==> flow/design.v <==
module top#(parameter m = 7)(
    input clk,
    input signed [m-1:0]noise_in,
    output reg signed [2*m-1:0]filter_out
);
    localparam signed [m-1:0] tap0 = 5;
    localparam signed [m-1:0] tap1 = 8;
    localparam signed [m-1:0] tap2 = 11;
    localparam signed [m-1:0] tap3 = 15;
    localparam signed [m-1:0] tap4 = 17;
    localparam signed [m-1:0] tap5 = 18;
    localparam signed [m-1:0] tap6 = 17;
    localparam signed [m-1:0] tap7 = 15;
    localparam signed [m-1:0] tap8 = 11;
    localparam signed [m-1:0] tap9 = 8;
    localparam signed [m-1:0] tap10 = 5;
    reg signed [m-1:0] register_0;
    reg signed [m-1:0] register_1;
    reg signed [m-1:0] register_2;
    reg signed [m-1:0] register_3;
    reg signed [m-1:0] register_4;
    reg signed [m-1:0] register_5;
    reg signed [m-1:0] register_6;
    reg signed [m-1:0] register_7;
    reg signed [m-1:0] register_8;
    reg signed [m-1:0] register_9;
    always@(posedge clk) begin
        register_0 <= noise_in;
        register_1 <= register_0;
        register_2 <= register_1;
        register_3 <= register_2;
        register_4 <= register_3;
        register_5 <= register_4;
        register_6 <= register_5;
        register_7 <= register_6;
        register_8 <= register_7;
        register_9 <= register_8;  
        filter_out <=  noise_in * tap0 +
                            register_0 * tap1 +
                            register_1 * tap2 +
                            register_2 * tap3 +
                            register_3 * tap4 +
                            register_4 * tap5 +
                            register_5 * tap6 +
                            register_6 * tap7 +
                            register_7 * tap8 +
                            register_8 * tap9 +
                            register_9 * tap10;
    end
endmodule
Lab notebook: top

* Tool chain data of top
Module top before and after one edit of its RTL, step after step.
Lines under "unedited" count in the file above, lines under "edited" in the edited file.
"change": "edited" minus "unedited" as printed here. "relative change": 100 x difference / "unedited".
The mark - stands for no value.
- Design top :: top
- Clock :: clk
- Cell library :: sky130hd
- Timing corner :: tt_025C_1v80

* Diff
The edit as a unified diff against the file above.
This change comes from a script, not from a designer. The edited design behaves differently; no optimisation was intended.
#+begin_src diff
@@ -28,5 +28,4 @@
         register_0 <= noise_in;
         register_1 <= register_0;
-        register_2 <= register_1;
         register_3 <= register_2;
         register_4 <= register_3;
@@ -48,3 +47,4 @@
                             register_9 * tap10;
     end
+    always @(*) register_2 = register_1;
 endmodule
#+end_src

* Elaborated design
Yosys after proc, flatten, opt, wreduce and memory -nomap, before mapping. Enables and synchronous resets that opt folds into registers are not counted as muxes. Memory bits, and registers merged into a memory's read port (data or address), are not among the register bits. Print and check cells are not counted. Equal cells are merged and count once.
** Operators by class
- add/sub/neg operators :: unedited 10, edited 10, change 0, relative change 0.00%
- $mul :: unedited 9, edited 9, change 0, relative change 0.00%
Operator kinds equal on both sides are left out: 10.
** Bit counts
- bits in registers :: unedited 84, edited 77, change -7, relative change -8.33%
- bits of input ports :: unedited 8, edited 8, change 0, relative change 0.00%
- output and inout bits :: unedited 14, edited 14, change 0, relative change 0.00%
- word-level cells :: unedited 30, edited 29, change -1, relative change -3.33%

* Logic depth
Depth = most cells in a row (Yosys ltp): at word level without a register or memory, in the mapped netlist without a sequential cell, where the memories' decode and read muxes count.
** Depth
- word-level depth :: unedited 11, edited 11, change 0, relative change 0.00%
- ABC_AREA :: unedited 0, edited 0
- gate-level depth with buffers :: unedited 24, edited 25, change +1, relative change +4.17%
- gate-level depth less buffers :: unedited 24, edited 25, change +1, relative change +4.17%

* Synthesis result
The flow's flattened synthesis, as Yosys stat reports it; memories are mapped. The netlist is that of the ABC_AREA named above (0 if unset); the other value can give another one.
** Synthesis totals
- mapped cells :: unedited 837, edited 803, change -34, relative change -4.06%
- cell area after synthesis (sq um) :: unedited 9252.6, edited 8913.5, change -339.1, relative change -3.66%
- sequential area (sq um) :: unedited 1681.6, edited 1541.5, change -140.1, relative change -8.33%
- mapped flip-flops :: unedited 84, edited 77, change -7, relative change -8.33%
- buffers :: unedited 2, edited 1, change -1, relative change -50.00%
** Cells by type
- sky130_fd_sc_hd__ha_1 :: unedited 163, edited 155, change -8, relative change -4.91%
- sky130_fd_sc_hd__dfxtp_1 :: unedited 84, edited 77, change -7, relative change -8.33%
- sky130_fd_sc_hd__a21oi_1 :: unedited 11, edited 4, change -7, relative change -63.64%
- sky130_fd_sc_hd__o21ai_0 :: unedited 9, edited 2, change -7, relative change -77.78%
- sky130_fd_sc_hd__inv_1 :: unedited 311, edited 305, change -6, relative change -1.93%
- sky130_fd_sc_hd__o21ai_1 :: unedited 0, edited 6, change +6
- sky130_fd_sc_hd__xnor2_1 :: unedited 25, edited 20, change -5, relative change -20.00%
- sky130_fd_sc_hd__nor2_1 :: unedited 8, edited 4, change -4, relative change -50.00%
- sky130_fd_sc_hd__and2_1 :: unedited 4, edited 2, change -2, relative change -50.00%
- sky130_fd_sc_hd__nand3b_1 :: unedited 2, edited 0, change -2, relative change -100.00%
- sky130_fd_sc_hd__nor2b_1 :: unedited 2, edited 4, change +2, relative change +100.00%
- sky130_fd_sc_hd__a21oi_2 :: unedited 0, edited 2, change +2
- sky130_fd_sc_hd__nor3_1 :: unedited 0, edited 2, change +2
- sky130_fd_sc_hd__fa_1 :: unedited 186, edited 185, change -1, relative change -0.54%
- sky130_fd_sc_hd__xor2_1 :: unedited 7, edited 8, change +1, relative change +14.29%
- sky130_fd_sc_hd__a21o_1 :: unedited 3, edited 2, change -1, relative change -33.33%
- sky130_fd_sc_hd__a211oi_1 :: unedited 2, edited 1, change -1, relative change -50.00%
- sky130_fd_sc_hd__clkbuf_1 :: unedited 2, edited 1, change -1, relative change -50.00%
Cell types equal on both sides are left out: 4.
The list need not be complete.

* Path before layout
OpenSTA on the mapped netlist: ideal clock, no wires. The path of least setup slack (recovery checks aside). Input and output delay are each 20% of the period. Register names are those of the netlist, which keeps one name where synthesis merged equal registers.
** Timing path after synthesis
- path kind :: unedited input to register, edited input to register
- start point :: unedited input port noise_in[6], edited input port noise_in[4]
- end point :: unedited register filter_out[11], edited register filter_out[12]
- period (ps) :: unedited 10000, edited 10000, change 0, relative change 0.00%
- input delay (ps) :: unedited 2000, edited 2000, change 0, relative change 0.00%
- library setup time (ps) :: unedited 72, edited 62, change -10
- launch time at the first pin (ps) :: unedited 2000, edited 2000, change 0, relative change 0.00%
- data arrival time (ps) :: unedited 7816, edited 7755, change -61, relative change -0.78%
- required time (ps) :: unedited 9928, edited 9938, change +10, relative change +0.10%
- setup slack (ps) :: unedited 2112, edited 2183, change +71
- delay of the path (ps) :: unedited 5888, edited 5817, change -71, relative change -1.21%
- driving pins on the path :: unedited 22, edited 21, change -1, relative change -4.55%
- path buffers :: unedited 0, edited 0, change 0
- period reached after synthesis (ps) :: unedited 7888, edited 7817, change -71, relative change -0.90%
"delay of the path" = arrival - input delay + setup time.
"driving pins on the path": output pins that drive a net of the path, with the launching flip-flop's if there is one; two outputs of one cell count as two.
"period reached after synthesis" = period - worst setup slack (recovery checks aside). The figure is calculated, with input and output delays left at 20% of the set period.
Between the ends stands the longest chain of elaborated cells between them, by number of cells; it is not shown to be the way that was timed. Of several equally long chains one is given.
A line is the first line of the expression or statement that the cell stems from. Yosys adds cells for indexed reads and writes and turns some case tables into memories.
On the way, after synthesis, unedited:
- Cell sequence :: sky130_fd_sc_hd__inv_1 > sky130_fd_sc_hd__fa_1 > sky130_fd_sc_hd__inv_1 > sky130_fd_sc_hd__ha_1 > sky130_fd_sc_hd__fa_1 > sky130_fd_sc_hd__fa_1 > sky130_fd_sc_hd__inv_1 > sky130_fd_sc_hd__fa_1 > sky130_fd_sc_hd__inv_1 > sky130_fd_sc_hd__fa_1 > sky130_fd_sc_hd__fa_1 > sky130_fd_sc_hd__fa_1 > sky130_fd_sc_hd__inv_1 > sky130_fd_sc_hd__fa_1 > sky130_fd_sc_hd__inv_1 > sky130_fd_sc_hd__ha_1 > sky130_fd_sc_hd__and2_1 > sky130_fd_sc_hd__o21ai_0 > sky130_fd_sc_hd__nand3b_1 > sky130_fd_sc_hd__a21o_1 > sky130_fd_sc_hd__a21oi_1 > sky130_fd_sc_hd__xnor2_1
- Length of the longest elaborated chain :: 11
- Elaborated cells between the ends (all ways) :: 11
- Source lines of those cells :: 1
- Those cells by class :: add/sub (10); mul (1)
** RTL lines, path after synthesis, unedited
- start: declaration :: line 3 : input signed [m-1:0]noise_in,
- 7-bit by 4-bit multiplier with 11-bit output :: line 38 : filter_out <=  noise_in * tap0 +
- 11-bit by 10-bit adder with 12-bit output :: line 38
- 12-bit by 12-bit adder with 13-bit output :: line 38
- 13-bit by 12-bit adder with 14-bit output :: line 38
- 14-bit by 13-bit adder with 14-bit output (3 in a row) :: line 38
- 14-bit by 12-bit adder with 14-bit output (2 in a row) :: line 38
- 14-bit by 10-bit adder with 14-bit output :: line 38
- 14-bit by 11-bit adder with 14-bit output :: line 38
- end: assignment :: line 38
- end: declaration :: line 4 : output reg signed [2*m-1:0]filter_out
On the way, after synthesis, edited:
- Cell sequence :: sky130_fd_sc_hd__inv_1 > sky130_fd_sc_hd__fa_1 > sky130_fd_sc_hd__inv_1 > sky130_fd_sc_hd__ha_1 > sky130_fd_sc_hd__fa_1 > sky130_fd_sc_hd__inv_1 > sky130_fd_sc_hd__fa_1 > sky130_fd_sc_hd__fa_1 > sky130_fd_sc_hd__inv_1 > sky130_fd_sc_hd__fa_1 > sky130_fd_sc_hd__fa_1 > sky130_fd_sc_hd__fa_1 > sky130_fd_sc_hd__fa_1 > sky130_fd_sc_hd__ha_1 > sky130_fd_sc_hd__a21o_1 > sky130_fd_sc_hd__a21oi_2 > sky130_fd_sc_hd__o21ai_1 > sky130_fd_sc_hd__a21oi_2 > sky130_fd_sc_hd__o21ai_1 > sky130_fd_sc_hd__or4_1 > sky130_fd_sc_hd__nand3_1
- Length of the longest elaborated chain :: 11
- Elaborated cells between the ends (all ways) :: 11
- Source lines of those cells :: 1
- Those cells by class :: add/sub (10); mul (1)
** RTL lines, path after synthesis, edited
- start: declaration :: line 3 : input signed [m-1:0]noise_in,
- 7-bit by 4-bit multiplier with 11-bit output :: line 37 : filter_out <=  noise_in * tap0 +
- 11-bit by 10-bit adder with 12-bit output :: line 37
- 12-bit by 12-bit adder with 13-bit output :: line 37
- 13-bit by 12-bit adder with 14-bit output :: line 37
- 14-bit by 13-bit adder with 14-bit output (3 in a row) :: line 37
- 14-bit by 12-bit adder with 14-bit output (2 in a row) :: line 37
- 14-bit by 10-bit adder with 14-bit output :: line 37
- 14-bit by 11-bit adder with 14-bit output :: line 37
- end: assignment :: line 37
- end: declaration :: line 4 : output reg signed [2*m-1:0]filter_out

* Timing after layout
Path of least setup slack in the final report of the runs of set A (OpenROAD, finished layout, wires in). Where an end is a register, its clock arrival counts in the times.
The path's times are printed in steps of 10 ps; the period is the one set.
** Timing path after layout
- path kind :: unedited input to register, edited input to register
- start point :: unedited input port noise_in[5], edited input port noise_in[3]
- end point :: unedited register filter_out[13], edited register filter_out[13]
- period (ps) :: unedited 8600, edited 8600, change 0, relative change 0.00%
- input delay (ps) :: unedited 1720, edited 1720, change 0, relative change 0.00%
- library setup time (ps) :: unedited 120, edited 110, change -10
- launch time at the first pin (ps) :: unedited 1720, edited 1720, change 0, relative change 0.00%
- data arrival time (ps) :: unedited 8310, edited 8410, change +100, relative change +1.20%
- required time (ps) :: unedited 8830, edited 8830, change 0, relative change 0.00%
- setup slack (ps) :: unedited 510, edited 420, change -90
- driving pins on the path :: unedited 23, edited 26, change +3, relative change +13.04%
- path buffers :: unedited 1, edited 1, change 0, relative change 0.00%
Between the ends stands the longest chain of elaborated cells between them, by number of cells; it is not shown to be the way that was timed. Of several equally long chains one is given.
On the way, after layout, unedited:
- Cell sequence :: sky130_fd_sc_hd__clkdlybuf4s50_1 > sky130_fd_sc_hd__inv_1 > sky130_fd_sc_hd__fa_1 > sky130_fd_sc_hd__inv_1 > sky130_fd_sc_hd__ha_1 > sky130_fd_sc_hd__fa_1 > sky130_fd_sc_hd__fa_1 > sky130_fd_sc_hd__inv_1 > sky130_fd_sc_hd__fa_1 > sky130_fd_sc_hd__inv_1 > sky130_fd_sc_hd__fa_1 > sky130_fd_sc_hd__fa_1 > sky130_fd_sc_hd__fa_1 > sky130_fd_sc_hd__inv_1 > sky130_fd_sc_hd__fa_1 > sky130_fd_sc_hd__inv_1 > sky130_fd_sc_hd__ha_1 > sky130_fd_sc_hd__nor2b_1 > sky130_fd_sc_hd__o2111ai_1 > sky130_fd_sc_hd__nand3_1 > sky130_fd_sc_hd__a21oi_1 > sky130_fd_sc_hd__xnor2_1 > sky130_fd_sc_hd__xnor2_1
- Length of the longest elaborated chain :: 11
- Elaborated cells between the ends (all ways) :: 11
- Source lines of those cells :: 1
- Those cells by class :: add/sub (10); mul (1)
** RTL lines, path after layout, unedited
- start: declaration :: line 3 : input signed [m-1:0]noise_in,
- 7-bit by 4-bit multiplier with 11-bit output :: line 38 : filter_out <=  noise_in * tap0 +
- 11-bit by 10-bit adder with 12-bit output :: line 38
- 12-bit by 12-bit adder with 13-bit output :: line 38
- 13-bit by 12-bit adder with 14-bit output :: line 38
- 14-bit by 13-bit adder with 14-bit output (3 in a row) :: line 38
- 14-bit by 12-bit adder with 14-bit output (2 in a row) :: line 38
- 14-bit by 10-bit adder with 14-bit output :: line 38
- 14-bit by 11-bit adder with 14-bit output :: line 38
- end: assignment :: line 38
- end: declaration :: line 4 : output reg signed [2*m-1:0]filter_out
On the way, after layout, edited:
- Cell sequence :: sky130_fd_sc_hd__clkdlybuf4s50_1 > sky130_fd_sc_hd__inv_1 > sky130_fd_sc_hd__fa_1 > sky130_fd_sc_hd__inv_1 > sky130_fd_sc_hd__ha_1 > sky130_fd_sc_hd__fa_1 > sky130_fd_sc_hd__ha_1 > sky130_fd_sc_hd__inv_1 > sky130_fd_sc_hd__fa_1 > sky130_fd_sc_hd__fa_1 > sky130_fd_sc_hd__inv_1 > sky130_fd_sc_hd__fa_1 > sky130_fd_sc_hd__inv_1 > sky130_fd_sc_hd__fa_1 > sky130_fd_sc_hd__fa_1 > sky130_fd_sc_hd__inv_1 > sky130_fd_sc_hd__ha_1 > sky130_fd_sc_hd__inv_1 > sky130_fd_sc_hd__fa_1 > sky130_fd_sc_hd__nor2b_1 > sky130_fd_sc_hd__o21ai_1 > sky130_fd_sc_hd__a21boi_1 > sky130_fd_sc_hd__o21ai_1 > sky130_fd_sc_hd__a21oi_1 > sky130_fd_sc_hd__a31oi_1 > sky130_fd_sc_hd__xor2_1
- Length of the longest elaborated chain :: 11
- Elaborated cells between the ends (all ways) :: 11
- Source lines of those cells :: 1
- Those cells by class :: add/sub (10); mul (1)
** RTL lines, path after layout, edited
- start: declaration :: line 3 : input signed [m-1:0]noise_in,
- 7-bit by 4-bit multiplier with 11-bit output :: line 37 : filter_out <=  noise_in * tap0 +
- 11-bit by 10-bit adder with 12-bit output :: line 37
- 12-bit by 12-bit adder with 13-bit output :: line 37
- 13-bit by 12-bit adder with 14-bit output :: line 37
- 14-bit by 13-bit adder with 14-bit output (3 in a row) :: line 37
- 14-bit by 12-bit adder with 14-bit output (2 in a row) :: line 37
- 14-bit by 10-bit adder with 14-bit output :: line 37
- 14-bit by 11-bit adder with 14-bit output :: line 37
- end: assignment :: line 37
- end: declaration :: line 4 : output reg signed [2*m-1:0]filter_out

* Flow runs
Both versions went through the flow (Yosys, OpenROAD) with the same settings in each pair. Constraints: input delay and output delay 20% of the set period each, output load 0.01 pF.
Flow settings, set A:
- CORE_UTILIZATION :: 40
- period_ns :: 8.6
- CAP_MARGIN :: 20
- CORE_MARGIN :: 2
- SLEW_MARGIN :: 20
** Results, set A
- mapped cell area after synthesis (sq um) :: unedited 9252.6, edited 8913.5, change -339.1, relative change -3.66%
- overall die area (sq um) :: unedited 24364.1, edited 23493.2, change -870.9, relative change -3.57%
- post-layout utilization :: unedited 0.447, edited 0.447, change 0.000
- worst setup slack after layout (ps) :: unedited 512, edited 419, change -93
- period reached (ps) :: unedited 8088, edited 8181, change +93, relative change +1.15%
Flow settings, set B:
- CAP_MARGIN :: 35
- CORE_MARGIN :: 5
- CORE_UTILIZATION :: 56
- CTS_CLUSTER_SIZE :: 12
- GPL_ROUTABILITY_DRIVEN :: 0
- PLACE_DENSITY_LB_ADDON :: 0.14
- SETUP_SLACK_MARGIN :: -0.09
- period_ns :: 7.66
- SLEW_MARGIN :: 20
** Results, set B
- mapped cell area after synthesis (sq um) :: unedited 9252.6, edited 8913.5, change -339.1, relative change -3.66%
- overall die area (sq um) :: unedited 19193.3, edited 18539.5, change -653.8, relative change -3.41%
- post-layout utilization :: unedited 0.632, edited 0.631, change -0.001
- worst setup slack after layout (ps) :: unedited 167, edited 141, change -26
- period reached (ps) :: unedited 7493, edited 7519, change +26, relative change +0.35%
"period reached" is the run's clock period less its worst setup slack. It is reckoned from that one timing run; input and output delays stay at 20% of the period that was set.
